==> flow/design.v <==
`timescale 1ns / 1ps
`default_nettype none
module counterModN #(
    parameter X = 5,   
    parameter N = 20   
) (
    input wire clk,       
    input wire ce,        
    input wire en,        
    input wire reset,     
    output reg [X-1:0] count  
);
    always @(posedge clk) begin
        if (reset) begin
            count <= 0;
        end else if (ce && en) begin
            if (count == N - 1) begin
                count <= 0;
            end else begin
                count <= count + 1;
            end
        end
    end
endmodule
`timescale 1ns / 1ps
`default_nettype none
module clockDivider #(
    parameter N = 500_000   
)(
    input wire clk,        
    input wire en,         
    input wire rst,        
    output reg clk_out,    
    output wire tick       
);
    wire [31:0] count;     
    counterModN #(.X(32), .N(N)) counterMod (
        .clk(clk),
        .ce(1'b1),
        .reset(rst),
        .en(en),
        .count(count)
    );
    assign tick = (count == N - 1) && !clk_out;
    always @(posedge clk) begin
        if (rst) begin
            clk_out <= 1'b0;
        end else if (count == N - 1) begin
            clk_out <= ~clk_out;
        end
    end
endmodule
`timescale 1ns / 1ps
`default_nettype none
module debouncer(
    input wire clk,        
    input wire ce,         
    input wire rst,        
    input wire in,         
    output wire out         
);
    reg q1, q2, q3;
    always @(posedge clk) begin
        if (rst) begin
            q1 <= 1'b0;
            q2 <= 1'b0;
            q3 <= 1'b0;
        end else if (ce) begin
            q1 <= in;
            q2 <= q1;
            q3 <= q2;
        end 
    end
    assign out = (rst == 1'b1) ? 1'b0 : (q1 & q2 & q3);
endmodule
`timescale 1ns / 1ps
`default_nettype none
module synchronizer(
    input wire clk,       
    input wire ce,        
    input wire rst,       
    input wire in,        
    output wire out       
);
    reg q1, q2;
    always @(posedge clk) begin
        if (rst) begin
            q1 <= 1'b0;
            q2 <= 1'b0;
        end else if (ce) begin
            q1 <= in;
            q2 <= q1;
        end
    end
    assign out = (rst) ? 1'b0 : q2;
endmodule
`timescale 1ns / 1ps
`default_nettype none
module shift_left_register(
    input wire        clk,     
    input wire        ce,      
    input wire        rst,     
    input wire        load,    
    input wire        en,      
    input wire [7:0]  Num,     
    output reg [15:0] Out      
);
    integer i;
    always @(posedge clk) begin
        if (rst) begin
            Out <= 16'b0;
        end else if (ce) begin
            if (load) begin
                Out <= {8'b0, Num};
            end else if (en) begin
                for (i = 15; i > 0; i = i - 1) begin
                    Out[i] <= Out[i - 1];
                end
                Out[0] <= 1'b0;
            end
        end
    end
endmodule
`timescale 1ns / 1ps
`default_nettype none
module shift_right_register(
    input wire clk,          
    input wire ce,           
    input wire rst,          
    input wire load,         
    input wire en,           
    input wire [7:0] Num,    
    output reg [7:0] Out     
);
    integer i;
    always @(posedge clk) begin
        if (rst) begin
            Out <= 8'b0;
        end else if (ce) begin
            if (load) begin
                Out <= Num;   
            end else if (en) begin
                for (i = 7; i > 0; i = i - 1) begin
                    Out[i - 1] <= Out[i];
                end
                Out[7] <= 1'b0;   
            end
        end
    end
endmodule
`timescale 1ns / 1ps
`default_nettype none
module CU(
    input wire b0,        
    input wire z,         
    input wire load,      
    output wire Psel,     
    output wire EP,       
    output wire EA,       
    output wire EB,       
    output wire LA,       
    output wire LB,       
    output wire RstP      
);
    assign Psel = b0;
    assign EP = (b0 & ~load);
    assign EA = (~z | load);
    assign EB = (~z | load);
    assign LA = load;
    assign LB = load;
    assign RstP = load;
endmodule
`timescale 1ns / 1ps
`default_nettype none
module BCD #(
    parameter W = 18   
)(
    input wire [W-1:0] bin,            
    output reg [W+(W-4)/3:0] bcd       
);
    integer i, j;
    always @(bin) begin
        for (i = 0; i <= W + (W-4)/3; i = i + 1) begin
            bcd[i] = 1'b0;
        end
        bcd[W-1:0] = bin;
        for (i = 0; i <= W - 4; i = i + 1) begin
            for (j = 0; j <= i / 3; j = j + 1) begin
                if (bcd[W - i + 4*j -: 4] > 4) begin                   
                    bcd[W - i + 4*j -: 4] = bcd[W - i + 4*j -: 4] + 4'd3;
                end
            end
        end
    end
endmodule
`timescale 1ns / 1ps
`default_nettype none
module seven_seg_decoder(
    input wire en,           
    input wire [3:0] num,    
    output reg [6:0] seg     
);
    always @ (num or en) begin
        if (en) begin
            case(num)
                4'd0: seg = 7'b1000000;   
                4'd1: seg = 7'b1111001;   
                4'd2: seg = 7'b0100100;   
                4'd3: seg = 7'b0110000;   
                4'd4: seg = 7'b0011001;   
                4'd5: seg = 7'b0010010;   
                4'd6: seg = 7'b0000010;   
                4'd7: seg = 7'b1111000;   
                4'd8: seg = 7'b0000000;   
                4'd9: seg = 7'b0010000;   
                default: seg = 7'b1111111;  
            endcase
        end else begin
            seg = 7'b1111111;   
        end
    end
endmodule
`timescale 1ns / 1ps
`default_nettype none
module seven_segment_scroller #(
    parameter DIV = 250000            
)(
    input wire clk,                   
    input wire reset,                 
    input wire button_left,           
    input wire button_right,          
    input wire [19:0] product,        
    input wire sign,                  
    output reg [6:0] seg,             
    output reg [3:0] an               
);
    wire slow_tick;                            
    wire slow_level;
    wire [1:0] switch_position;                
    wire debounced_button_left, debounced_button_right;
    wire final_button_left, final_button_right;
    wire [6:0] segment_internal[4:0];          
    reg [2:0] digit_selection;        
    clockDivider #(DIV) clk_divider (
        .clk(clk),
        .en(1'b1),
        .rst(reset),
        .clk_out(slow_level),
        .tick(slow_tick)
    );
    counterModN #(.X(2), .N(4)) position_counter (
        .clk(clk),
        .ce(slow_tick),
        .reset(reset),
        .en(1'b1),
        .count(switch_position)
    );
    debouncer btn_debouncer_left (
        .clk(clk),
        .ce(slow_tick),
        .rst(reset),
        .in(button_left),
        .out(debounced_button_left)
    );
    synchronizer btn_synchronizer_left (
        .clk(clk),
        .ce(slow_tick),
        .rst(reset),
        .in(debounced_button_left),
        .out(final_button_left)
    );
    debouncer btn_debouncer_right (
        .clk(clk),
        .ce(slow_tick),
        .rst(reset),
        .in(button_right),
        .out(debounced_button_right)
    );
    synchronizer btn_synchronizer_right (
        .clk(clk),
        .ce(slow_tick),
        .rst(reset),
        .in(debounced_button_right),
        .out(final_button_right)
    );
    reg button_right_old, button_left_old;
    reg button_right_raise, button_left_raise;  
    always @(posedge clk) begin
        if (reset) begin
            digit_selection <= 3'b000;
            button_right_old <= 0;
            button_left_old <= 0;
            button_right_raise <= 0;
            button_left_raise <= 0;
        end else if (slow_tick) begin
            button_right_raise <= (button_right_old != final_button_right && final_button_right == 1'b1);
            button_left_raise <= (button_left_old != final_button_left && final_button_left == 1'b1);
            button_right_old <= final_button_right;
            button_left_old <= final_button_left;
            if (button_right_raise) begin
                if (digit_selection > 0) begin
                    digit_selection <= digit_selection - 1;
                end
                button_right_raise <= 0;
            end
            if (button_left_raise) begin
                if (digit_selection < 2) begin
                    digit_selection <= digit_selection + 1;
                end
                button_left_raise <= 0;
            end
        end
    end
    seven_seg_decoder decoder_digit_0 (.en(1'b1), .num(product[3:0]), .seg(segment_internal[0]));
    seven_seg_decoder decoder_digit_1 (.en(1'b1), .num(product[7:4]), .seg(segment_internal[1]));
    seven_seg_decoder decoder_digit_2 (.en(1'b1), .num(product[11:8]), .seg(segment_internal[2]));
    seven_seg_decoder decoder_digit_3 (.en(1'b1), .num(product[15:12]), .seg(segment_internal[3]));
    seven_seg_decoder decoder_digit_4 (.en(1'b1), .num(product[19:16]), .seg(segment_internal[4]));
    always @(*) begin
        case (switch_position)
            2'b00: begin
                an = 4'b1110;
                seg = segment_internal[digit_selection];
            end
            2'b01: begin
                an = 4'b1101;
                seg = segment_internal[digit_selection + 1];
            end
            2'b10: begin
                an = 4'b1011;
                seg = segment_internal[digit_selection + 2];
            end
            2'b11: begin
                an = 4'b0111;
                if (sign == 1)
                    seg = 7'b0111111; 
                else
                    seg = 7'b1111111;
            end
            default: begin
                an = 4'b1111;
                seg = 7'b0000000;
            end
        endcase
    end
endmodule
`timescale 1ns / 1ps
`default_nettype none
module main #(
    parameter MAIN_DIV = 8,      
    parameter SCAN_DIV = 4       
)(
    input wire clk,
    input wire rst,    
    input wire btnC,   
    input wire btnL,   
    input wire btnR,   
    input wire [7:0] num1,   
    input wire [7:0] num2,   
    output wire [6:0] seg,            
    output wire [3:0] an,              
    output wire multiplicationFinished    
);
    wire dividedClock;   
    wire dividedTick;    
    clockDivider #(MAIN_DIV) clockDiv(
        .clk(clk),
        .rst(rst),
        .en(1'b1),
        .clk_out(dividedClock),
        .tick(dividedTick)
    );
    wire [7:0] num1Complement, num2Complement;
    wire [7:0] multiplier, multiplicand;
    wire [7:0] multiplicandShifted;
    wire [15:0] multiplierShifted;
    reg  [15:0] productReg;
    reg signReg;
    wire tempSign;
    wire [19:0] bcdOutput;
    wire [15:0] tempOutput;
    assign num1Complement = ~num1 + 1'b1;
    assign num2Complement = ~num2 + 1'b1;
    assign multiplier = (num1[7] == 1) ? num1Complement : num1;
    assign multiplicand = (num2[7] == 1) ? num2Complement : num2;
    wire enableDebounce, enableSync;
    debouncer debounceInst(
        .clk(clk),
        .ce(dividedTick),
        .rst(rst),
        .in(btnC),
        .out(enableDebounce)
    );
    synchronizer syncInst(
        .clk(clk),
        .ce(dividedTick),
        .rst(rst),
        .in(enableDebounce),
        .out(enableSync)
    );
    wire Psel, EP, EA, EB, LA, LB, RstP;
    shift_right_register shiftRightReg(
        .clk(clk),
        .ce(dividedTick),
        .rst(rst),
        .load(LB),
        .en(EB),
        .Num(multiplicand),
        .Out(multiplicandShifted)
    );
    shift_left_register shiftLeftReg(
        .clk(clk),
        .ce(dividedTick),
        .rst(rst),
        .load(LA),
        .en(EA),
        .Num(multiplier),
        .Out(multiplierShifted)
    );
    CU controlUnit(
        .b0(multiplicandShifted[0]),
        .z(multiplicationFinished),  
        .load(enableSync),
        .Psel(Psel),
        .EP(EP),
        .EA(EA),
        .EB(EB),
        .LA(LA),
        .LB(LB),
        .RstP(RstP)
    );
    assign multiplicationFinished = ~(multiplicandShifted[0] | multiplicandShifted[1] | multiplicandShifted[2] | multiplicandShifted[3] | multiplicandShifted[4] | multiplicandShifted[5] | multiplicandShifted[6] | multiplicandShifted[7]);
    always @(posedge clk) begin
        if (rst) begin
            productReg <= 16'b0;
            signReg <= 1'b0;
        end else if (!dividedTick) begin
            productReg <= productReg;
        end else if (RstP == 1) begin
            productReg <= 16'b0;
            signReg <= (num1[7] ^ num2[7]) && num1 != 0 && num2 != 0;
        end else if (EP == 1) begin
            productReg <= (Psel == 1) ? productReg + multiplierShifted : productReg;
        end else begin
            productReg <= productReg;
        end
    end
    assign tempOutput = productReg;
    assign tempSign = signReg;
    BCD #(16) bcdConverter(
        .bin(tempOutput),
        .bcd(bcdOutput)
    );
    seven_segment_scroller #(SCAN_DIV) sevenSegScroller(
        .clk(clk),
        .reset(rst | RstP),
        .button_left(btnL),
        .button_right(btnR),
        .product(bcdOutput),
        .sign(tempSign),
        .seg(seg),
        .an(an)
    );
endmodule
Reports on main --
The steps from the RTL of main to its reports follow in flow order. Lines are those of the file above, counted from 1. Operators: Yosys type, input widths -> output width; for muxes data width and select width s. Cell names lack the library's common part. Not given: n/a
Inputs: design top main, clock input clk, cell library sky130hd, timing corner tt_025C_1v80

After elaboration --
Counts by Yosys on the flattened word-level netlist (proc, flatten, opt, wreduce; memories kept). Register bits leave out memories and registers merged into their read ports (data or address). Print and check cells are left out. Cells with the same type and inputs are merged into one. Memory sizes are those after Yosys's memory passes, which may raise the word count (mostly to a power of two), join words into wider ones and drop unused or constant bits.
Operators by class: $add $sub $neg 44, order comparisons 37, eq/ne operators 19, multiplexer cells 103, bitwise gates (word level) 23, reductions and logical operators 22
Operators by type and width (count):
- $mux 4 | 34
- $add 4x2->4 const B | 30
- $gt 4x3->1 const B | 30
- $pmux 7 s5 | 3
- $add 32x1->32 const B | 2
- $mux 1 | 52
- $mux 16 | 3
- $eq 32x2->1 const B | 1
- $eq 32x3->1 const B | 1
- $pmux 7 s4 | 1
- $eq 3x2->1 const B | 6
- $add 16x16->16 | 1
- $add 3x2->4 const B | 4
- $add 8x1->8 const B | 2
- $not 8->8 | 2
- $reduce_bool 8->1 | 2
- $pmux 4 s4 | 1
- $mux 8 | 2
- $gt 3x3->1 const B | 5
- $mux 3 | 5
- $or 1x1->1 | 9
- $eq 3x1->1 const B | 3
- $eq 3x3->1 const B | 3
- $logic_not 3->1 | 3
- $and 1x1->1 | 7
- $mux 7 | 1
- $logic_and 1x1->1 | 6
- $reduce_bool 2->1 | 3
Not listed: further kinds 17, cells in them 26.
Word-level totals: bits in registers 131, bits in read-only memories 560, memory cells 5, input port bits 21, output and inout bits 12, cells after elaboration 304
Memories:
- (no name shown) | depth 16, width 7, read ports 1, write ports 0, RTL line 205 | case(num)
- (no name shown) | depth 16, width 7, read ports 1, write ports 0, RTL line 205
- (no name shown) | depth 16, width 7, read ports 1, write ports 0, RTL line 205
- (no name shown) | depth 16, width 7, read ports 1, write ports 0, RTL line 205
- (no name shown) | depth 16, width 7, read ports 1, write ports 0, RTL line 205

Depth --
Longest topological path by Yosys (ltp), each cell counted once; first at word level (registers and memories cut), then after technology mapping (sequential cells cut; the memories' decode and read muxes count).
Depth: word-level depth 26, ABC_AREA 1, gate-level depth with buffers 84

Mapped cells and area --
The flow's flattened synthesis, as Yosys stat reports it; memories are mapped. The netlist is that of the ABC_AREA named above (0 if unset); the other value can give another one. Totals and module areas in this step are rounded.
Cells by type:
- dfxtp_1 | count 131, total area 2.62E+03 µm²
- nand2_1 | count 578, total area 2.17E+03 µm²
- ha_1 | count 98, total area 1.23E+03 µm²
- nand3_1 | count 240, total area 1.2E+03 µm²
- inv_1 | count 306, total area 1.15E+03 µm²
- nor2_1 | count 179, total area 671.894 µm²
- nand2_2 | count 70, total area 437.92 µm²
- o21ai_0 | count 76, total area 380.365 µm²
- a21oi_1 | count 65, total area 325.312 µm²
- nand4_1 | count 40, total area 250.24 µm²
- nand3_2 | count 24, total area 240.23 µm²
- nor3_1 | count 37, total area 185.178 µm²
- nor4_1 | count 23, total area 143.888 µm²
- inv_2 | count 35, total area 131.376 µm²
- xor2_1 | count 15, total area 131.376 µm²
- nand3b_1 | count 14, total area 105.101 µm²
- nand2_4 | count 9, total area 101.347 µm²
- a211oi_1 | count 12, total area 90.086 µm²
Other cell types: 36; their cells: 151.
Synthesis totals: mapped cells 2103, mapped area 12700 µm², mapped flip-flops 131, buffers 27

Timing after synthesis --
Path of least setup slack by OpenSTA after synthesis, without wires, with an ideal clock, recovery checks aside; 20% of the period is set as input and as output delay. Where synthesis merged equal registers, the netlist keeps one of their names.
Timing path post-synthesis: path kind reg2out, start register (name not given), end output port seg[0], clock period 20000 ps, output delay 4000 ps, launch time at the first pin 0 ps, data arrival time 7626 ps, required time 16000 ps, setup slack 8374 ps, delay of the path 7626 ps, stages on the path 82, synthesis period reached 11626 ps
"delay of the path" = arrival - input delay + setup time. A path that ends at an output port has no setup time. "stages on the path": output pins that drive a net of the path, with the launching flip-flop's if there is one; two outputs of one cell count as two. "synthesis period reached" = period - worst setup slack (recovery checks aside). The figure is calculated, with input and output delays left at 20% of the set period. Between the ends stands the longest chain of elaborated cells between them, by number of cells; it is not shown to be the way that was timed. Of several equally long chains one is given. Each line given opens the expression or statement behind the cell; cells for indexed reads and writes are added by Yosys, which also makes memories of some case tables. The chain passes a memory read, where the word-level depth is cut; so it can be longer than that depth.
On the way, post-synthesis: path through dfxtp_1 clkinv_1 ha_1 inv_1 ha_1 inv_2 nand2_1 nand3_2 inv_2 nand2_1 nand2_1 nand3_1 nand3_1 nand2_2 nand2_2 nand2_4 nand2_4 nand2_2 [... 46 more ...] inv_1 ha_1 inv_1 nand2_1 nand2_2 xor2_2 inv_1 ha_1 nand2_1 nand2_1 nand2_1 nand2_1 o21ai_0 inv_1 nand2_1 nand3_1 nand2_1 nand2_1, cells in the longest elaborated chain 29, elaborated cells between the ends (all ways) 114, classes of those cells add/sub: 35; compare: 35; mux: 39; memory: 5
RTL lines, path post-synthesis:
- from (decl) | RTL line 377
- from (assign) | RTL line 438
- from (assign) | RTL line 443
- $gt 3x3->1 | RTL line 189 | if (bcd[W - i + 4*j -: 4] > 4) begin
- $mux 4 | RTL line 189
- $gt 4x3->1 | RTL line 189
- $mux 4 | RTL line 189
- $gt 4x3->1 | RTL line 189
- $mux 4 | RTL line 189
- $gt 4x3->1 | RTL line 189
- [... 15 more ...]
- $add 4x2->4 | RTL line 190 | bcd[W - i + 4*j -: 4] = bcd[W - i + 4*j -: 4] + 4'd3;
- $mux 4 | RTL line 189
- $add 4x2->4 | RTL line 190
- $mux 4 | RTL line 189
- $mem_v2 16x7 | RTL line 205 | case(num)
- $pmux 7 s5 | RTL line 331 | seg = segment_internal[digit_selection + 2];
- $pmux 7 s4 | RTL line 320 | case (switch_position)
- to (decl) | RTL line 360 | output wire [6:0] seg,

Path in the finished layout --
From the final timing report of job 1: the path of least setup slack in the routed layout; clock arrival at registers is part of the times. The report prints the path's times to 10 ps; the period is as set.
Timing path after layout: path kind reg2out, start register (name not given), end output port seg[0], clock period 20000 ps, output delay 4000 ps, launch time at the first pin 450 ps, data arrival time 12340 ps, required time 16000 ps, setup slack 3660 ps, stages on the path 79
Between the ends stands the longest chain of elaborated cells between them, by number of cells; it is not shown to be the way that was timed. Of several equally long chains one is given. The chain passes a memory read, where the word-level depth is cut; so it can be longer than that depth.
On the way, after layout: path through dfxtp_1 clkinv_1 ha_1 inv_1 ha_1 inv_2 nand2_1 nand3_2 nand2_2 nand3_2 nand2_2 nand2_2 nand2_2 nand2_2 nand2_4 nand3_1 nand2_1 nand2_1 [... 43 more ...] nand2_1 inv_1 ha_1 nor2_1 nand3_1 nand2_1 inv_1 ha_1 o21ai_0 nand2_1 nand3_1 nand2_1 nand3b_1 nand2_1 nand3_1 nand2_1 nand2_1 clkdlybuf4s50_1, cells in the longest elaborated chain 29, elaborated cells between the ends (all ways) 114, classes of those cells add/sub: 35; compare: 35; mux: 39; memory: 5
RTL lines, path after layout:
- from (decl) | RTL line 377
- from (assign) | RTL line 438
- from (assign) | RTL line 443
- $gt 3x3->1 | RTL line 189 | if (bcd[W - i + 4*j -: 4] > 4) begin
- $mux 4 | RTL line 189
- $gt 4x3->1 | RTL line 189
- $mux 4 | RTL line 189
- $gt 4x3->1 | RTL line 189
- $mux 4 | RTL line 189
- $gt 4x3->1 | RTL line 189
- [... 15 more ...]
- $add 4x2->4 | RTL line 190 | bcd[W - i + 4*j -: 4] = bcd[W - i + 4*j -: 4] + 4'd3;
- $mux 4 | RTL line 189
- $add 4x2->4 | RTL line 190
- $mux 4 | RTL line 189
- $mem_v2 16x7 | RTL line 205 | case(num)
- $pmux 7 s5 | RTL line 331 | seg = segment_internal[digit_selection + 2];
- $pmux 7 s4 | RTL line 320 | case (switch_position)
- to (decl) | RTL line 360 | output wire [6:0] seg,

Memo
Re: implementation data of main

3 stored runs of main in the flow (synthesis by Yosys, layout by OpenROAD, sky130hd cells), in arbitrary order. Constraints: input delay and output delay 20% of the set period each, output load 0.01 pF.
"achieved clock period": clock period set for the run, less the worst setup slack. It is reckoned from that one timing run; input and output delays stay at 20% of the period that was set.
"worst setup path time": the worst setup path's part of the clock period (all of it between registers, 20% less for each end at a port) less its slack. A launch clock that arrives late makes it longer, a capture clock that arrives late makes it shorter.
"power" is the tool's figure for a default switching activity; nothing was simulated.
"worst setup path time" is given in steps of 10 ps.
The results are shown rounded.
[job 1] settings: ABC_AREA=1, CAP_MARGIN=20, CELL_PAD_IN_SITES_DETAIL_PLACEMENT=2, CORE_ASPECT_RATIO=1.1, CORE_MARGIN=9, CTS_CLUSTER_DIAMETER=310, CTS_CLUSTER_SIZE=69, HOLD_SLACK_MARGIN=0.15, MAX_ROUTING_LAYER=met4, MIN_ROUTING_LAYER=met2, PLACE_DENSITY_LB_ADDON=0.03, SETUP_SLACK_MARGIN=2.52, SLEW_MARGIN=5, period_ns=20.0, CORE_UTILIZATION=40
[job 1] result: chip area after synthesis (Yosys) 12700 µm², die area 38400 µm², standard-cell area of the final layout 14000 µm², utilization 45.5%, worst setup slack after layout 3660 ps, total negative slack 0 ps, worst hold slack 481 ps, power 0.000659 W, achieved clock period 16345 ps, worst setup path time 12340 ps, worst setup path kind reg2out
[job 2] settings: ABC_AREA=1, CELL_PAD_IN_SITES_GLOBAL_PLACEMENT=0, CORE_MARGIN=4, CORE_UTILIZATION=29, GPL_TIMING_DRIVEN=1, MAX_ROUTING_LAYER=met4, PLACE_DENSITY_LB_ADDON=0.29, SETUP_SLACK_MARGIN=5.0, SLEW_MARGIN=15, period_ns=24.0, CAP_MARGIN=20
[job 2] result: chip area after synthesis (Yosys) 12700 µm², die area 47100 µm², standard-cell area of the final layout 14300 µm², utilization 33.1%, worst setup slack after layout 9530 ps, total negative slack 0 ps, worst hold slack 450 ps, power 0.000535 W, achieved clock period 14471 ps, worst setup path time 9670 ps, worst setup path kind reg2out
[job 3] settings: ABC_AREA=1, CORE_UTILIZATION=37, PLACE_DENSITY=0.6, period_ns=13.9, CAP_MARGIN=20, CORE_MARGIN=2, SLEW_MARGIN=20
[job 3] result: chip area after synthesis (Yosys) 12700 µm², die area 35700 µm², standard-cell area of the final layout 14100 µm², utilization 41.9%, worst setup slack after layout 1610 ps, total negative slack 0 ps, worst hold slack 444 ps, power 0.000929 W, achieved clock period 12286 ps, worst setup path time 9510 ps, worst setup path kind reg2out
